==> flow/design.v <==
module  fir(
	input clk,
	input rst_n,			
	input enable,
	input [2:0] tap,		 
	input [15:0] data_in,		
	output [17:0] data_out,		
	output complete
);
localparam
a0 = 16'd1,	 
a1 = 16'd2,
a2 = 16'd2,
a3 = 16'd3,
a4 = 16'd3,
a5 = 16'd3;
reg [15:0] data_reg_0;	 
reg [15:0] data_reg_1;
reg [15:0] data_reg_2;
reg [15:0] data_reg_3;
reg [15:0] data_reg_4;
reg [15:0] data_reg_5;
reg [15:0] multiplication_0;	 
reg [15:0] multiplication_1;
reg [15:0] multiplication_2;
reg [15:0] multiplication_3;
reg [15:0] multiplication_4;
reg [15:0] multiplication_5;
reg [16:0] sum_1;	 
reg [16:0] sum_2;
reg [16:0] sum_3;
reg [17:0] result;  
reg mul_stage, add_stage1, add_stage2, output_stage;	 
always @ (posedge clk or negedge rst_n)
    begin
        if(!rst_n)
        	begin
        		mul_stage <= 1'b0;
        		add_stage1 <= 1'b0;
        		add_stage2 <= 1'b0;
				output_stage <= 1'b0;
        	end
        else
        	begin
        			mul_stage <= enable;
        			add_stage1 <= mul_stage;
        			add_stage2 <= add_stage1;
        			output_stage <= add_stage2;
        	end
    end
always @ (posedge clk or negedge rst_n)
    begin
        if(!rst_n)
        	begin
        		data_reg_0 <= 0;
        		data_reg_1 <= 0;
        		data_reg_2 <= 0;
        		data_reg_3 <= 0;
			data_reg_4 <= 0;
        		data_reg_5 <= 0;
        	end
        else
        	begin
				case (tap)
					3'd2:
					begin
						if (enable) 
							begin
								data_reg_0 <= data_in;
								data_reg_1 <= data_reg_0;
							end
						else 
							begin
								data_reg_0 <= data_reg_0;
								data_reg_1 <= data_reg_1;
							end
					end
					3'd3:
					begin
						if (enable) 
							begin
								data_reg_0 <= data_in;
								data_reg_1 <= data_reg_0;
								data_reg_2 <= data_reg_1;
							end
						else 
							begin
								data_reg_0 <= data_reg_0;
								data_reg_1 <= data_reg_1;
								data_reg_2 <= data_reg_2;
							end
					end
					3'd4:
					begin
						if (enable) 
							begin
								data_reg_0 <= data_in;
								data_reg_1 <= data_reg_0;
								data_reg_2 <= data_reg_1;
								data_reg_3 <= data_reg_2;
							end
						else 
							begin
								data_reg_0 <= data_reg_0;
								data_reg_1 <= data_reg_1;
								data_reg_2 <= data_reg_2;
								data_reg_3 <= data_reg_3;
							end
					end
					3'd5:
					begin
						if (enable) 
							begin
								data_reg_0 <= data_in;
								data_reg_1 <= data_reg_0;
								data_reg_2 <= data_reg_1;
								data_reg_3 <= data_reg_2;
								data_reg_4 <= data_reg_3;
							end
						else 
							begin
								data_reg_0 <= data_reg_0;
								data_reg_1 <= data_reg_1;
								data_reg_2 <= data_reg_2;
								data_reg_3 <= data_reg_3;
								data_reg_4 <= data_reg_4;
							end
					end
					3'd6:
					begin
						if (enable) 
							begin
								data_reg_0 <= data_in;
								data_reg_1 <= data_reg_0;
								data_reg_2 <= data_reg_1;
								data_reg_3 <= data_reg_2;
								data_reg_4 <= data_reg_3;
								data_reg_5 <= data_reg_4;
							end
						else 
							begin
								data_reg_0 <= data_reg_0;
								data_reg_1 <= data_reg_1;
								data_reg_2 <= data_reg_2;
								data_reg_3 <= data_reg_3;
								data_reg_4 <= data_reg_4;
								data_reg_5 <= data_reg_5;
							end
					end
				endcase
        	end
    end
always @ (posedge clk or negedge rst_n)
    begin
        if(!rst_n)
        	begin
        		multiplication_0 <= 0;
        		multiplication_1 <= 0;
        		multiplication_2 <= 0;
        		multiplication_3 <= 0;
			multiplication_4 <= 0;
        		multiplication_5 <= 0;
        	end
        else
        	begin
				case (tap)
					3'd2:
					begin
						if(mul_stage)
							begin
								multiplication_0 <= a0 * data_reg_0;
								multiplication_1 <= a1 * data_reg_1;
							end
						else 
							begin
								multiplication_0 <= multiplication_0;
								multiplication_1 <= multiplication_1;
							end
					end
					3'd3:
					begin
						if(mul_stage)
							begin
								multiplication_0 <= a0 * data_reg_0;
								multiplication_1 <= a1 * data_reg_1;
								multiplication_2 <= a2 * data_reg_2;
							end
						else 
							begin
								multiplication_0 <= multiplication_0;
								multiplication_1 <= multiplication_1;
								multiplication_2 <= multiplication_2;
							end
					end
					3'd4:
					begin
						if(mul_stage)
							begin
								multiplication_0 <= a0 * data_reg_0;
								multiplication_1 <= a1 * data_reg_1;
								multiplication_2 <= a2 * data_reg_2;
								multiplication_3 <= a3 * data_reg_3;
							end
						else 
							begin
								multiplication_0 <= multiplication_0;
								multiplication_1 <= multiplication_1;
								multiplication_2 <= multiplication_2;
								multiplication_3 <= multiplication_3;
							end
					end
					3'd5:
					begin
						if(mul_stage)
							begin
								multiplication_0 <= a0 * data_reg_0;
								multiplication_1 <= a1 * data_reg_1;
								multiplication_2 <= a2 * data_reg_2;
								multiplication_3 <= a3 * data_reg_3;
								multiplication_4 <= a4 * data_reg_4;
							end
						else 
							begin
								multiplication_0 <= multiplication_0;
								multiplication_1 <= multiplication_1;
								multiplication_2 <= multiplication_2;
								multiplication_3 <= multiplication_3;
								multiplication_4 <= multiplication_4;
							end
					end
					3'd6:
					begin
						if(mul_stage)
							begin
								multiplication_0 <= a0 * data_reg_0;
								multiplication_1 <= a1 * data_reg_1;
								multiplication_2 <= a2 * data_reg_2;
								multiplication_3 <= a3 * data_reg_3;
								multiplication_4 <= a4 * data_reg_4;
								multiplication_5 <= a5 * data_reg_5;
							end
						else 
							begin
								multiplication_0 <= multiplication_0;
								multiplication_1 <= multiplication_1;
								multiplication_2 <= multiplication_2;
								multiplication_3 <= multiplication_3;
								multiplication_4 <= multiplication_4;
								multiplication_5 <= multiplication_5;
							end
					end
				endcase
        	end
    end
always @ (posedge clk or negedge rst_n)
    begin
        if(!rst_n)
        	begin
        		sum_1 <= 0;
        		sum_2 <= 0;
			sum_3 <= 0;
        	end
        else
        	begin
				case (tap)
					3'd2:
					begin
						if (add_stage1) 
							begin
								sum_1 <= multiplication_0 + multiplication_1;
								sum_2 <= 0;
							end
						else 
							begin
								sum_1 <= sum_1;
								sum_2 <= sum_2;
							end
					end
					3'd3:
					begin
						if (add_stage1) 
							begin
								sum_1 <= multiplication_0 + multiplication_1;
								sum_2 <= multiplication_2; 
							end
						else 
							begin
								sum_1 <= sum_1;
								sum_2 <= sum_2;
							end
					end
					3'd4:
					begin
						if (add_stage1) 
							begin
								sum_1 <= multiplication_0 + multiplication_1;
								sum_2 <= multiplication_2 + multiplication_3; 
							end
						else 
							begin
								sum_1 <= sum_1;
								sum_2 <= sum_2;
							end
					end
					3'd5:
					begin
						if (add_stage1) 
							begin
								sum_1 <= multiplication_0 + multiplication_1;
								sum_2 <= multiplication_2 + multiplication_3; 
								sum_3 <= multiplication_4;
							end
						else 
							begin
								sum_1 <= sum_1;
								sum_2 <= sum_2;
								sum_3 <= sum_3;
							end
					end
					3'd6:
					begin
						if (add_stage1) 
							begin
								sum_1 <= multiplication_0 + multiplication_1;
								sum_2 <= multiplication_2 + multiplication_3; 
								sum_3 <= multiplication_4 + multiplication_5; 
							end
						else 
							begin
								sum_1 <= sum_1;
								sum_2 <= sum_2;
								sum_3 <= sum_3;
							end
					end
				endcase
        	end
    end
always @ (posedge clk or negedge rst_n)
      begin
          if(!rst_n)
          	begin
          		result <= 0;
          	end
          else
          	begin
				case (tap)
					3'd2:
					begin
						if (add_stage2) 
							begin
								result <= sum_2 + sum_1;
							end
						else 
							begin
								result <= result;
							end
					end
					3'd3:
					begin
						if (add_stage2) 
							begin
								result <= sum_2 + sum_1;
							end
						else 
							begin
								result <= result;
							end
					end
					3'd4:
					begin
						if (add_stage2) 
							begin
								result <= sum_2 + sum_1;
							end
						else 
							begin
								result <= result;
							end
					end
					3'd5:
					begin
						if (add_stage2) 
							begin
								result <= sum_2 + sum_1 + sum_3;
							end
						else 
							begin
								result <= result;
							end
					end
					3'd6:
					begin
						if (add_stage2) 
							begin
								result <= sum_2 + sum_1 + sum_3;
							end
						else 
							begin
								result <= result;
							end
					end
				endcase
          	end
      end
assign data_out = result;	 
assign complete = output_stage;
endmodule
Appendix: tool output

-- Step by step through the tools: fir
Module fir before and after one edit of its RTL, step after step.
Lines under "original" count in the file above, lines under "edited" in the edited file.
"difference": "edited" minus "original" as printed here.
Library cell names are shortened.
The mark -- stands for no value.
- top: fir
- clock port: clk
- standard-cell library: sky130hd
- corner: tt_025C_1v80

-- Diff
The edit as a unified diff against the file above.
This change comes from a script, not from a designer. The edited design behaves differently; no optimisation was intended.
begin of diff
@@ -393,5 +393,5 @@
 						if (add_stage2) 
 							begin
-								result <= sum_2 + sum_1 + sum_3;
+								result <= sum_2 + sum_1 | sum_3;
 							end
 						else 
end of diff

-- After elaboration
Counts by Yosys on the flattened word-level netlist (proc, flatten, opt, wreduce; memories kept). Register bits leave out memories and registers merged into their read ports (data or address). Print and check cells are left out.
- cells by class (what ; original ; edited ; difference):
    add/sub/neg operators ; 5 ; 5 ; 0
    multiply operators ; 3 ; 3 ; 0
    equality and inequality tests ; 21 ; 22 ; +1
    multiplexer cells ; 32 ; 33 ; +1
    bitwise gates (word level) ; 0 ; 1 ; +1
    reduce/logical cells ; 23 ; 23 ; 0
- operators with widths (cell ; original ; edited ; difference):
    2-bit inequality test (second input constant) ; 4 ; 6 ; +2
    2-bit by 1-bit inequality test with 1-bit output (second input constant) ; 12 ; 11 ; -1
    18-bit two-way mux ; 2 ; 3 ; +1
    3-bit AND reduction ; 2 ; 1 ; -1
    18-bit parallel mux with 2-bit select ; 1 ; 0 ; -1
    4-bit AND reduction ; 1 ; 2 ; +1
    18-bit by 17-bit bitwise OR with 18-bit output ; 0 ; 1 ; +1
    18-bit parallel mux with 3-bit select ; 0 ; 1 ; +1
Unchanged operator kinds not shown: 19.
- word-level totals (what ; original ; edited ; difference):
    register bits after elaboration ; 265 ; 265 ; 0
    input port bits ; 22 ; 22 ; 0
    output and inout port bits ; 19 ; 19 ; 0
    cells after elaboration ; 104 ; 107 ; +3

-- Longest topological paths
Longest topological path by Yosys (ltp), each cell counted once; first at word level (registers and memories cut), then after technology mapping (sequential cells cut; the memories' decode and read muxes count).
- depth (what ; original ; edited ; difference):
    depth after elaboration ; 4 ; 4 ; 0
    ABC_AREA ; 0 ; 0 ; --
    depth in mapped cells ; 19 ; 18 ; -1
    mapped depth without buffers ; 19 ; 18 ; -1

-- Mapped cells and area
Source: synth_stat.txt of the flow (Yosys; design flattened, memories mapped). It holds for the ABC_AREA given above (unset counts as 0); a run with the other value may have another netlist.
- mapped netlist (what ; original ; edited ; difference):
    cells in the netlist ; 1406 ; 1608 ; +202
    cell area after synthesis (um^2) ; 14951.8 ; 16323.2 ; +1371.4
    sequential part of the area (um^2) ; 6581.3 ; 6581.3 ; 0.0
    flip-flops ; 263 ; 263 ; 0
    buffer cells ; 45 ; 54 ; +9
- cells by type (type ; original ; edited ; difference):
    inv_1 ; 39 ; 75 ; +36
    o21ai_1 ; 27 ; 4 ; -23
    o21ai_0 ; 119 ; 138 ; +19
    ha_1 ; 122 ; 139 ; +17
    a21oi_1 ; 79 ; 95 ; +16
    a211oi_1 ; 8 ; 24 ; +16
    o22ai_1 ; 1 ; 15 ; +14
    nand3_1 ; 12 ; 24 ; +12
    buf_2 ; 8 ; 20 ; +12
    nor3b_1 ; 1 ; 10 ; +9
    xor2_1 ; 54 ; 46 ; -8
    xnor2_1 ; 47 ; 39 ; -8
    o31ai_1 ; 6 ; 13 ; +7
    o21a_1 ; 15 ; 21 ; +6
    o211ai_1 ; 6 ; 12 ; +6
    and3_1 ; 4 ; 10 ; +6
    nor2_1 ; 65 ; 70 ; +5
    a21o_1 ; 31 ; 36 ; +5
Unchanged cell types not shown: 11.
Not every row of either side is listed.

-- Worst setup path after synthesis
OpenSTA on the mapped netlist: ideal clock, no wires. The path of least setup slack (recovery checks aside). Input and output delay are each 20% of the period. Register names are those of the netlist, which keeps one name where synthesis merged equal registers.
- timing post-synthesis (what ; original ; edited ; difference):
    path kind ; flip-flop to flip-flop ; flip-flop to flip-flop ; --
    from ; register sum_1[0] ; register sum_1[0] ; --
    to ; register result[15] ; register result[16] ; --
    period (ps) ; 4000 ; 4000 ; 0
    setup time (ps) ; 132 ; 88 ; -44
    time at the first pin (ps) ; 0 ; 0 ; 0
    arrival (ps) ; 3447 ; 3436 ; -11
    data required time (ps) ; 3868 ; 3912 ; +44
    slack (ps) ; 421 ; 476 ; +55
    path delay (ps) ; 3579 ; 3524 ; -55
    stages on the path ; 18 ; 19 ; +1
    synthesis period reached (ps) ; 3579 ; 3524 ; -55
"path delay" is the arrival time less input delay plus setup time.
"stages on the path" counts driving pins, that of a launching flip-flop among them; a cell with two outputs on the path counts twice.
"synthesis period reached" is the clock period less the worst setup slack; recovery checks do not enter. This is arithmetic on one report: input and output delays are still those of the set period (20% each).
The rows between start and end are the longest chain of elaborated cells between them; the timing report does not say that the signal goes this way. Where chains are equally long, one stands for them.
A line is the first line of the expression or statement that the cell stems from. Yosys adds cells for indexed reads and writes and turns some case tables into memories.
A register here has more assigning lines than the two given.
On the way, post-synthesis, original:
- cells stage by stage: dfrtp_1 ha_1 inv_1 fa_1 nor2b_2 o31a_2 o21ai_1 a2111oi_0 nor2_1 ha_1 and3_1 a21oi_1 o21ai_1 o41ai_1 o21bai_1 xor2_1 mux2i_1 o21ai_1
- length of the longest elaborated chain: 4
- elaborated cells on any way between the ends at 5
- ends and longest elaborated chain, post-synthesis, original (what ; line ; source):
    start, declared ; 29 ; reg [16:0] sum_1;
    start, assigned ; 270 ; sum_1 <= multiplication_0 + multiplication_1;
    start, assigned ; 275 ; sum_1 <= sum_1;
    17-bit by 17-bit adder with 18-bit output ; 384 ; result <= sum_2 + sum_1 + sum_3;
    18-bit by 17-bit adder with 18-bit output ; 384 ;
    18-bit two-way mux ; 382 ; if (add_stage2)
    18-bit parallel mux with 2-bit select ; 346 ; case (tap)
    end, assigned ; 351 ; result <= sum_2 + sum_1;
    end, assigned ; 355 ; result <= result;
    end, declared ; 32 ; reg [17:0] result;
On the way, post-synthesis, edited:
- cells stage by stage: dfrtp_1 ha_1 inv_1 fa_1 nor2b_4 o31ai_2 a211oi_2 a31oi_2 nand2b_1 a21o_1 xnor2_1 ha_1 and4_1 nand2_1 a221o_1 a31oi_1 or3_1 nand3_1 a41oi_1
- length of the longest elaborated chain: 4
- elaborated cells on any way between the ends at 7
- ends and longest elaborated chain, post-synthesis, edited (what ; line ; source):
    start, declared ; 29 ; reg [16:0] sum_1;
    start, assigned ; 270 ; sum_1 <= multiplication_0 + multiplication_1;
    start, assigned ; 275 ; sum_1 <= sum_1;
    17-bit by 17-bit adder with 18-bit output ; 384 ; result <= sum_2 + sum_1 + sum_3;
    18-bit by 17-bit adder with 18-bit output ; 384 ;
    18-bit two-way mux ; 382 ; if (add_stage2)
    18-bit parallel mux with 3-bit select ; 346 ; case (tap)
    end, assigned ; 351 ; result <= sum_2 + sum_1;
    end, assigned ; 355 ; result <= result;
    end, declared ; 32 ; reg [17:0] result;

-- Path in the finished layout
From the final timing report of each run of pair 1: the path of least setup slack in the routed layout; clock arrival at registers is part of the times.
The report prints the path's times to 10 ps; the period is as set.
- timing post-layout (what ; original ; edited ; difference):
    path kind ; flip-flop to flip-flop ; flip-flop to flip-flop ; --
    from ; register sum_2[0] ; register sum_1[0] ; --
    to ; register result[16] ; register result[14] ; --
    period (ps) ; 4000 ; 4000 ; 0
    setup time (ps) ; 120 ; 110 ; -10
    time at the first pin (ps) ; 560 ; 590 ; +30
    arrival (ps) ; 4290 ; 4260 ; -30
    data required time (ps) ; 4460 ; 4480 ; +20
    slack (ps) ; 160 ; 220 ; +60
    stages on the path ; 20 ; 18 ; -2
The rows between start and end are the longest chain of elaborated cells between them; the timing report does not say that the signal goes this way. Where chains are equally long, one stands for them.
A register here has more assigning lines than the two given.
On the way, post-layout, original:
- cells stage by stage: dfrtp_1 ha_4 inv_1 fa_2 nor2b_2 o31a_2 o21ai_4 nor2b_4 xnor2_1 ha_2 or3_1 a311oi_4 o31ai_4 o41ai_4 buf_4 o21ai_1 xnor2_1 nor2_1 a21oi_1 o21ai_1
- length of the longest elaborated chain: 4
- elaborated cells on any way between the ends at 5
- ends and longest elaborated chain, post-layout, original (what ; line ; source):
    start, declared ; 30 ; reg [16:0] sum_2;
    start, assigned ; 276 ; sum_2 <= sum_2;
    start, assigned ; 284 ; sum_2 <= multiplication_2;
    17-bit by 17-bit adder with 18-bit output ; 384 ; result <= sum_2 + sum_1 + sum_3;
    18-bit by 17-bit adder with 18-bit output ; 384 ;
    18-bit two-way mux ; 382 ; if (add_stage2)
    18-bit parallel mux with 2-bit select ; 346 ; case (tap)
    end, assigned ; 351 ; result <= sum_2 + sum_1;
    end, assigned ; 355 ; result <= result;
    end, declared ; 32 ; reg [17:0] result;
On the way, post-layout, edited:
- cells stage by stage: dfrtp_1 ha_1 inv_1 fa_1 nor2b_4 o31ai_2 a211o_1 and3_2 nor2_2 inv_1 ha_1 nand2_1 nor2_1 o21ai_0 a21oi_2 mux2_2 o2111ai_1 o32a_1
- length of the longest elaborated chain: 4
- elaborated cells on any way between the ends at 7
- ends and longest elaborated chain, post-layout, edited (what ; line ; source):
    start, declared ; 29 ; reg [16:0] sum_1;
    start, assigned ; 270 ; sum_1 <= multiplication_0 + multiplication_1;
    start, assigned ; 275 ; sum_1 <= sum_1;
    17-bit by 17-bit adder with 18-bit output ; 384 ; result <= sum_2 + sum_1 + sum_3;
    18-bit by 17-bit adder with 18-bit output ; 384 ;
    18-bit two-way mux ; 382 ; if (add_stage2)
    18-bit parallel mux with 3-bit select ; 346 ; case (tap)
    end, assigned ; 351 ; result <= sum_2 + sum_1;
    end, assigned ; 355 ; result <= result;
    end, declared ; 32 ; reg [17:0] result;

-- Measured runs
Runs of the flow (Yosys, OpenROAD) on both versions; the two runs of a pair have the same settings. The constraints put input and output delay at 20% of the set period each and load the outputs with 0.01 pF.
Flow settings, pair 1:
- period_ns: 4.0
- noted CAP_MARGIN: 20
- CORE_MARGIN at 2
- CORE_UTILIZATION at 40
- SLEW_MARGIN at 20
- results, pair 1 (what ; original ; edited ; difference):
    synthesized cell area (um^2) ; 14951.8 ; 16323.2 ; +1371.4
    die outline area (um^2) ; 38943.1 ; 42440.1 ; +3497.0
    standard-cell area after layout (um^2) ; 17132.7 ; 18466.5 ; +1333.8
    utilization (%) ; 46.7 ; 45.5 ; -1.2
    lowest setup slack (ps) ; 162 ; 219 ; +57
    summed negative setup slack (ps) ; 0 ; 0 ; 0
    total power after layout (mW) ; 16.853 ; 18.329 ; +1.476
    reached clock period (ps) ; 3838 ; 3781 ; -57
Flow settings, pair 2:
- noted ABC_AREA: 1
- CELL_PAD_IN_SITES_GLOBAL_PLACEMENT at 0
- CORE_MARGIN at 10
- CORE_UTILIZATION at 58
- CTS_CLUSTER_SIZE at 67
- noted GPL_ROUTABILITY_DRIVEN: 1
- GPL_TIMING_DRIVEN: 1
- MAX_ROUTING_LAYER: met5
- period_ns: 6.52
- noted CAP_MARGIN: 20
- SLEW_MARGIN at 20
- results, pair 2 (what ; original ; edited ; difference):
    synthesized cell area (um^2) ; 16625.9 ; 17067.6 ; +441.7
    die outline area (um^2) ; 35838.3 ; 36687.6 ; +849.3
    standard-cell area after layout (um^2) ; 18236.2 ; 18763.0 ; +526.8
    utilization (%) ; 65.1 ; 65.0 ; -0.1
    lowest setup slack (ps) ; 3029 ; 3119 ; +90
    summed negative setup slack (ps) ; 0 ; 0 ; 0
    total power after layout (mW) ; 9.188 ; 9.705 ; +0.517
    reached clock period (ps) ; 3491 ; 3401 ; -90
By "reached clock period" is meant the clock period of the run minus its worst setup slack. This is arithmetic on one report: input and output delays are still those of the set period (20% each).
"total power after layout" is the tool's figure for a default switching activity; nothing was simulated.
